==> flow/design.v <==
`timescale 1ns/1ps
package nn_pkg;
 localparam int K_SIZE = 3;
 localparam int PROD_W = 17;
 localparam int ACC_CONV_W = PROD_W + $clog2(K_SIZE*K_SIZE);
 localparam int RES_W = ACC_CONV_W + 1;
 localparam int W_W = 8;
 localparam int ACC_FC_W = 40;
 localparam int SHIFT_NORM = 6;
endpackage
`timescale 1ns/1ps
module window_gen_3x3_flat #(
 parameter int IMG_W = 8,
 parameter int IMG_H = 8
)(
 input logic clk,
 input logic rst,
 input logic in_valid,
 input logic signed [8:0] in_pixel,
 output logic win_valid,
 output logic [80:0] win_flat,  
 output logic [$clog2(IMG_W)-1:0] out_x,
 output logic [$clog2(IMG_H)-1:0] out_y
);
 logic signed [8:0] line1 [0:IMG_W-1];
 logic signed [8:0] line2 [0:IMG_W-1];
 logic signed [8:0] s0[0:2], s1[0:2], s2[0:2];
 int unsigned x, y;
 integer k;
 task automatic put9(input int idx, input logic signed [8:0] val);
 begin
 win_flat[idx*9 +: 9] <= val;
 end
 endtask
 always_ff @(posedge clk) begin
 if (rst) begin
 x <= 0; y <= 0;
 win_valid <= 0;
 out_x <= '0; out_y <= '0;
 win_flat <= '0;
 for (k = 0; k < IMG_W; k = k + 1) begin
 line1[k] <= '0;
 line2[k] <= '0;
 end
 for (k = 0; k < 3; k = k + 1) begin
 s0[k] <= '0; s1[k] <= '0; s2[k] <= '0;
 end
 end else begin
 win_valid <= 0;
 if (in_valid) begin
 s0[0] <= s0[1]; s0[1] <= s0[2]; s0[2] <= line2[x];
 s1[0] <= s1[1]; s1[1] <= s1[2]; s1[2] <= line1[x];
 s2[0] <= s2[1]; s2[1] <= s2[2]; s2[2] <= in_pixel;
 line2[x] <= line1[x];
 line1[x] <= in_pixel;
 if (y >= 2 && x >= 2) begin
 put9(0, s0[1]); put9(1, s0[2]); put9(2, line2[x]);
 put9(3, s1[1]); put9(4, s1[2]); put9(5, line1[x]);
 put9(6, s2[1]); put9(7, s2[2]); put9(8, in_pixel);
 win_valid <= 1;
 out_x <= x - 2;
 out_y <= y - 2;
 end
 if (x == IMG_W-1) begin
 x <= 0;
 if (y != IMG_H-1) y <= y + 1;
 else y <= 0;
 end else begin
 x <= x + 1;
 end
 end
 end
 end
endmodule
`timescale 1ns/1ps
import nn_pkg::*;
module nn_block_flat #(
 parameter int SHIFT_NORM = nn_pkg::SHIFT_NORM
)(
 input logic clk,
 input logic rst,
 input logic [80:0] win_flat,
 input logic signed [7:0] k00, k01, k02,
 input logic signed [7:0] k10, k11, k12,
 input logic signed [7:0] k20, k21, k22,
 input logic signed [7:0] bias,
 input logic signed [7:0] scale,
 input logic signed [7:0] offset,
 input logic signed [W_W-1:0] w0,
 input logic signed [W_W-1:0] w1,
 input logic signed [W_W-1:0] w2,
 output logic signed [RES_W-1:0] conv_result,
 output logic signed [RES_W-1:0] norm_result,
 output logic signed [ACC_FC_W-1:0] acc0,
 output logic signed [ACC_FC_W-1:0] acc1,
 output logic signed [ACC_FC_W-1:0] acc2
);
 function automatic logic signed [8:0] pix(input int idx);
 begin
 pix = $signed(win_flat[idx*9 +: 9]);
 end
 endfunction
 integer signed sum_temp;
 integer signed sum_next;
 always_comb begin
 sum_temp =
 pix(0)*k00 + pix(1)*k01 + pix(2)*k02 +
 pix(3)*k10 + pix(4)*k11 + pix(5)*k12 +
 pix(6)*k20 + pix(7)*k21 + pix(8)*k22;
 sum_next = (sum_temp <<< 1) + $signed(bias);
 end
 logic signed [RES_W-1:0] conv_reg;
 always_ff @(posedge clk) begin
 if (rst) conv_reg <= '0;
 else conv_reg <= sum_next[RES_W-1:0];
 end
 always_ff @(posedge clk) begin
 if (rst) conv_result <= '0;
 else conv_result <= conv_reg;
 end
 localparam int PROD_W = RES_W + 8;
 logic signed [PROD_W-1:0] prod;
 integer signed prod_shifted;
 integer signed sum_off;
 integer signed norm_next;
 always_comb begin
 prod = $signed(conv_reg) * $signed(scale);
 if (SHIFT_NORM > 0) prod_shifted = $signed(prod) >>> SHIFT_NORM;
 else if (SHIFT_NORM < 0) prod_shifted = $signed(prod) <<< (-SHIFT_NORM);
 else prod_shifted = $signed(prod);
 sum_off = prod_shifted + $signed(offset);
 norm_next = (sum_off < 0) ? 0 : sum_off;
 end
 always_ff @(posedge clk) begin
 if (rst) norm_result <= '0;
 else norm_result <= norm_next[RES_W-1:0];
 end
 always_comb begin
 acc0 = $signed(norm_result) * $signed(w0);
 acc1 = $signed(norm_result) * $signed(w1);
 acc2 = $signed(norm_result) * $signed(w2);
 end
endmodule
`timescale 1ns/1ps
import nn_pkg::*;
module nn_image_top #(
 parameter int IMG_W = 8,
 parameter int IMG_H = 8
)(
 input logic clk,
 input logic rst,
 input logic in_valid,
 input logic signed [8:0] in_pixel,
 input logic signed [7:0] k00, k01, k02,
 input logic signed [7:0] k10, k11, k12,
 input logic signed [7:0] k20, k21, k22,
 input logic signed [7:0] bias,
 input logic signed [7:0] scale,
 input logic signed [7:0] offset,
 input logic signed [W_W-1:0] w0,
 input logic signed [W_W-1:0] w1,
 input logic signed [W_W-1:0] w2,
 output logic out_valid,
 output logic signed [RES_W-1:0] conv_result,
 output logic signed [RES_W-1:0] norm_result,
 output logic signed [ACC_FC_W-1:0] acc0,
 output logic signed [ACC_FC_W-1:0] acc1,
 output logic signed [ACC_FC_W-1:0] acc2,
 output logic [$clog2(IMG_W)-1:0] out_x,
 output logic [$clog2(IMG_H)-1:0] out_y
);
 logic win_valid;
 logic [80:0] win_flat;  
 logic [$clog2(IMG_W)-1:0] win_x;
 logic [$clog2(IMG_H)-1:0] win_y;
 window_gen_3x3_flat #(
 .IMG_W(IMG_W),
 .IMG_H(IMG_H)
 ) u_win (
 .clk (clk),
 .rst (rst),
 .in_valid (in_valid),
 .in_pixel (in_pixel),
 .win_valid(win_valid),
 .win_flat (win_flat),
 .out_x (win_x),
 .out_y (win_y)
 );
 nn_block_flat #(
 .SHIFT_NORM(SHIFT_NORM)
 ) u_core (
 .clk (clk),
 .rst (rst),
 .win_flat (win_flat),
 .k00(k00), .k01(k01), .k02(k02),
 .k10(k10), .k11(k11), .k12(k12),
 .k20(k20), .k21(k21), .k22(k22),
 .bias (bias),
 .scale (scale),
 .offset (offset),
 .w0(w0),
 .w1(w1),
 .w2(w2),
 .conv_result(conv_result),
 .norm_result(norm_result),
 .acc0(acc0),
 .acc1(acc1),
 .acc2(acc2)
 );
 logic [1:0] vpipe;
 logic [$clog2(IMG_W)-1:0] x_pipe0, x_pipe1;
 logic [$clog2(IMG_H)-1:0] y_pipe0, y_pipe1;
 always_ff @(posedge clk) begin
 if (rst) begin
 vpipe <= 2'b00;
 x_pipe0 <= '0; x_pipe1 <= '0;
 y_pipe0 <= '0; y_pipe1 <= '0;
 end else begin
 vpipe <= {vpipe[0], win_valid};
 if (win_valid) begin
 x_pipe0 <= win_x;
 y_pipe0 <= win_y;
 end
 x_pipe1 <= x_pipe0;
 y_pipe1 <= y_pipe0;
 end
 end
 assign out_valid = vpipe[1];
 assign out_x = x_pipe1;
 assign out_y = y_pipe1;
endmodule
# --- Tool chain data of nn_image_top ---
# What the tools print for nn_image_top, step after step.
# Lines are those of the file above, counted from 1.
# Library cell names are shortened.
design:
  design: "nn_image_top"
  clock: "clk"
  library: "sky130hd"
  corner: "tt_025C_1v80"

# --- Word-level counts ---
# Counts by Yosys on the flattened word-level netlist (proc, flatten, opt, wreduce). Print and check cells are left out.
# Yosys's memory passes give these memory sizes; they may raise the number of words (mostly to a power of two), join words into wider ones and drop unused or constant bits.
classes:
  addsub: 14
  n_mul: 13
  cmp: 3
  n_eq: 2
  n_mux: 16
  n_logic: 1
  reduce_logical: 5
op_table:
  columns: ["cell", "n"]
  rows:
  - ["multiplier 9 x 8 -> 17 bit", 9]
  - ["multiplier 22 x 8 -> 30 bit", 4]
  - ["adder 21 bit", 8]
  - ["adder 32 x 1 -> 32 bit (second input constant)", 2]
  - ["greater-or-equal comparator 32 x 2 -> 1 bit (second input constant)", 2]
  - ["two-way mux 32 bit", 2]
  - ["two-way mux 9 bit", 4]
  - ["< comparator 32 x 1 -> 1 bit (second input constant)", 1]
  - ["equality test 32 x 3 -> 1 bit (second input constant)", 1]
  - ["!= test 32 x 3 -> 1 bit (second input constant)", 1]
  - ["adder 24 x 8 -> 25 bit", 1]
  - ["adder 22 x 8 -> 22 bit", 1]
  - ["two-way mux 3 bit", 6]
  - ["subtractor 3 x 2 -> 3 bit (second input constant)", 2]
  - ["AND reduction 2 bit", 2]
  - ["OR reduction 2 bit", 2]
  - ["two-way mux 1 bit", 4]
  - ["logical AND 1 bit", 1]
  - ["inverter 1 bit", 1]
word_totals:
  reg_bits: 286
  ram_bits: 144
  memories: 2
  in_bits: 132
  output_inout_bits: 171
  word_cells: 84
mem_list:
  columns: ["name", "words", "width", "line_no", "rtl"]
  rows:
  - ["u_win.line1", 8, 9, 25, "logic signed [8:0] line1 [0:IMG_W-1];"]
  - ["u_win.line2", 8, 9, 26, "logic signed [8:0] line2 [0:IMG_W-1];"]

# --- Logic depth ---
# Longest topological path by Yosys (ltp), each cell counted once; first at word level (registers and memories cut), then after technology mapping (sequential cells cut; the memories' decode and read muxes count).
depth:
  ltp_word: 10
  abc_area: 0
  mapped_depth: 40
  depth_no_buf: 40

# --- After synthesis ---
# The flow's flattened synthesis, as Yosys stat reports it; memories are mapped. The netlist is that of the ABC_AREA named above (0 if unset); the other value can give another one.
# Totals and module areas in this step are rounded.
synth_totals:
  cell_count: 7516
  mapped_area_mm2: 0.0698
  seqArea_mm2: 0.0101
  ffs: 433
  n_buf: 278
types:
  columns: ["cell_type", "n", "type_area_um2"]
  rows:
  - ["fa_1", 1227, 2.46E+04]
  - ["ha_1", 579, 7.24E+03]
  - ["inv_1", 1565, 5.87E+03]
  - ["dfxtp_1", 289, 5.79E+03]
  - ["and2_1", 803, 5.02E+03]
  - ["edfxtp_1", 144, 4.32E+03]
  - ["nand2_1", 601, 2.26E+03]
  - ["xnor2_1", 246, 2.15E+03]
  - ["nor2_1", 437, 1.64E+03]
  - ["xor2_1", 127, 1.11E+03]
  - ["a21oi_1", 218, 1.09E+03]
  - ["nand2b_1", 143, 894.608]
  - ["clkbuf_1", 219, 822.038]
  - ["mux4_2", 36, 810.778]
  - ["and3_1", 100, 625.6]
  - ["mux2i_1", 61, 610.586]
  - ["a21o_1", 67, 502.982]
  - ["nor2b_1", 70, 437.92]
# Other cell types: 48; their cells: 584.
# The figures by module come from a second, unflattened synthesis with its own total; it is not the netlist above.
hier_totals:
  cells_unflattened: 7351
  hier_area_mm2: 0.0707
# Rows give one instance, submodules left out.
modules:
  columns: ["mod", "instances", "cells", "mod_area_mm2", "seq_area_mm2"]
  rows:
  - ["nn_block_flat (SHIFT_NORM=6)", 1, 5946, 0.0551, 0.00132]
  - ["window_gen_3x3_flat", 1, 1369, 0.0151, 0.00851]
  - ["nn_image_top", 1, 36, 0.000434, 0.00028]

# --- Worst setup path after synthesis ---
# Path of least setup slack by OpenSTA after synthesis, without wires, with an ideal clock, recovery checks aside; 20% of the period is set as input and as output delay. Where synthesis merged equal registers, the netlist keeps one of their names.
synth_timing:
  path_kind: "input to register"
  start: "input k22[5]"
  end: "register u_core.conv_reg[21]"
  clock_period_ns: 12.0
  in_delay_ns: 2.400
  setup_time_ns: 0.128
  t_first_pin_ns: 2.400
  arrival_time_ns: 10.513
  t_required_ns: 11.872
  slack_ns: 1.359
  path_delay_ns: 8.241
  stages: 36
  n_path_buf: 1
  period_less_setup_slack_ns: 10.641
# "path_delay_ns" is the arrival time less input delay plus setup time.
# "stages" counts driving pins, that of a launching flip-flop among them; a cell with two outputs on the path counts twice.
# "period_less_setup_slack_ns" = period - worst setup slack (recovery checks aside). The figure is calculated, with input and output delays left at 20% of the set period.
# Between the ends stands the longest chain of elaborated cells between them, by number of cells; it is not shown to be the way that was timed. Of several equally long chains one is given.
# A line is the first line of the expression or statement that the cell stems from. Yosys adds cells for indexed reads and writes and turns some case tables into memories.
synth_via:
  cell_sequence: "clkbuf_1 nand2_1 fa_1 fa_1 inv_1 fa_1 inv_1 fa_1 inv_1 ha_1 o21ai_0 a21boi_0 o21ai_0 a21boi_0 nor2_1 fa_1 fa_1 fa_1 inv_1 fa_1 inv_1 ha_1 a21o_1 a21oi_1 o21ai_0 a21oi_1 xnor2_1 ha_1 and4_1 a211oi_1 o31ai_1 a31oi_1 o21ai_1 o31ai_1 xnor2_1 nor2_1"
  elab_chain_len: 3
  cells_between: 3
  lines_between: 3
  cone_classes: "add/sub: 2; mul: 1"
synth_lines:
  columns: ["item", "line_no", "rtl"]
  rows:
  - ["start, declared", 156, "input logic signed [7:0] k20, k21, k22,"]
  - ["multiplier 9 x 8 -> 17 bit", 109, "pix(6)*k20 + pix(7)*k21 + pix(8)*k22;"]
  - ["adder 21 bit", 107, "pix(0)*k00 + pix(1)*k01 + pix(2)*k02 +"]
  - ["adder 22 x 8 -> 22 bit", 110, "sum_next = (sum_temp <<< 1) + $signed(bias);"]
  - ["end, assigned", 114, "if (rst) conv_reg <= '0;"]
  - ["end, assigned", 115, "else conv_reg <= sum_next[RES_W-1:0];"]
  - ["end, declared", 112, "logic signed [RES_W-1:0] conv_reg;"]

# --- Path in the finished layout ---
# From the final timing report of run 2: the path of least setup slack in the routed layout; clock arrival at registers is part of the times.
layout_timing:
  path_kind: "input to output"
  start: "input w0[1]"
  end: "output acc0[26]"
  clock_period_ns: 12.0
  in_delay_ns: 2.40
  output_delay_ns: 2.40
  t_first_pin_ns: 2.40
  arrival_time_ns: 9.36
  t_required_ns: 9.60
  slack_ns: 0.24
  stages: 20
  n_path_buf: 3
# Between the ends stands the longest chain of elaborated cells between them, by number of cells; it is not shown to be the way that was timed. Of several equally long chains one is given.
layout_via:
  cell_sequence: "clkdlybuf4s50_1 clkbuf_1 nand2_1 fa_1 fa_1 inv_1 fa_1 inv_1 fa_1 inv_1 ha_1 o21ai_0 a21boi_1 o211a_1 o221ai_1 a211oi_1 or3_1 a21oi_1 xnor2_1 clkdlybuf4s50_1"
  elab_chain_len: 1
  cells_between: 1
  lines_between: 1
  cone_classes: "mul: 1"
layout_lines:
  columns: ["item", "line_no", "rtl"]
  rows:
  - ["start, declared", 160, "input logic signed [W_W-1:0] w0,"]
  - ["multiplier 22 x 8 -> 30 bit", 139, "acc0 = $signed(norm_result) * $signed(w0);"]
  - ["end, declared", 166, "output logic signed [ACC_FC_W-1:0] acc0,"]

# Measured data: module nn_image_top, platform sky130hd, 3 stored runs of the flow under differing settings, order arbitrary. Input and output delays are each 20% of the period that was set; the output load is 0.01 pF.
# "timing.achieved_period_ns" means the clock period less the worst setup slack. The figure is calculated, with input and output delays left at 20% of the set period.
# "worstPathTime_ns" means the part of the period allowed to the worst setup path (the constraints hold back 20% at inputs and 20% at outputs) less its slack; where the path has registers, the arrival times of their clocks count too.
# By "totalPower_mw" is meant OpenSTA's value without simulated activity: inputs other than the clock are taken to toggle once in ten clock periods, and the tool carries that through the logic.
# Values from the reports are rounded here.
runs:
  - name: "run 1"
    settings:
      CELL_PAD_IN_SITES_DETAIL_PLACEMENT: 2
      CELL_PAD_IN_SITES_GLOBAL_PLACEMENT: 0
      CORE_ASPECT_RATIO: 1.05
      CORE_MARGIN: 7
      CORE_UTILIZATION: 44
      CTS_CLUSTER_DIAMETER: 70
      CTS_CLUSTER_SIZE: 40
      GPL_ROUTABILITY_DRIVEN: 0
      GPL_TIMING_DRIVEN: 0
      HOLD_SLACK_MARGIN: 0.24
      MIN_ROUTING_LAYER: "met2"
      TNS_END_PERCENT: 70
      period_ns: 12.0
      CAP_MARGIN: 20
      SLEW_MARGIN: 20
    outcome: "stopped before the end: routing reported GRT-0116"
  - name: "run 2"
    settings:
      CELL_PAD_IN_SITES_DETAIL_PLACEMENT: 2
      CELL_PAD_IN_SITES_GLOBAL_PLACEMENT: 1
      CORE_ASPECT_RATIO: 1.05
      CORE_MARGIN: 8
      CORE_UTILIZATION: 44
      CTS_CLUSTER_DIAMETER: 74
      CTS_CLUSTER_SIZE: 40
      GPL_ROUTABILITY_DRIVEN: 0
      GPL_TIMING_DRIVEN: 0
      HOLD_SLACK_MARGIN: 0.22
      TNS_END_PERCENT: 10
      period_ns: 12.0
      CAP_MARGIN: 20
      SLEW_MARGIN: 20
    results:
      synth_area_mm2: 0.0698
      total_die_area_mm2: 0.172
      layout_stdcell_area_mm2: 0.0768
      utilization_pct: 48.8
      setup_ws_ns: 0.236
      timing.setup.tns_ns: 0.000
      timing.hold.ws_ns: 0.469
      totalPower_mw: 22.4
      timing.achieved_period_ns: 11.764
      worstPathTime_ns: 6.96
      timing.worst_path_kind: "input to output"
  - name: "run 3"
    settings:
      CELL_PAD_IN_SITES_GLOBAL_PLACEMENT: 1
      CORE_ASPECT_RATIO: 1.76
      CORE_MARGIN: 8
      CTS_CLUSTER_SIZE: 40
      GPL_TIMING_DRIVEN: 0
      HOLD_SLACK_MARGIN: -0.07
      period_ns: 12.0
      CAP_MARGIN: 20
      CORE_UTILIZATION: 40
      SLEW_MARGIN: 20
    results:
      synth_area_mm2: 0.0698
      total_die_area_mm2: 0.189
      layout_stdcell_area_mm2: 0.0773
      utilization_pct: 44.6
      setup_ws_ns: 0.253
      timing.setup.tns_ns: 0.000
      timing.hold.ws_ns: 0.460
      totalPower_mw: 22.4
      timing.achieved_period_ns: 11.747
      worstPathTime_ns: 9.35
      timing.worst_path_kind: "input to register"
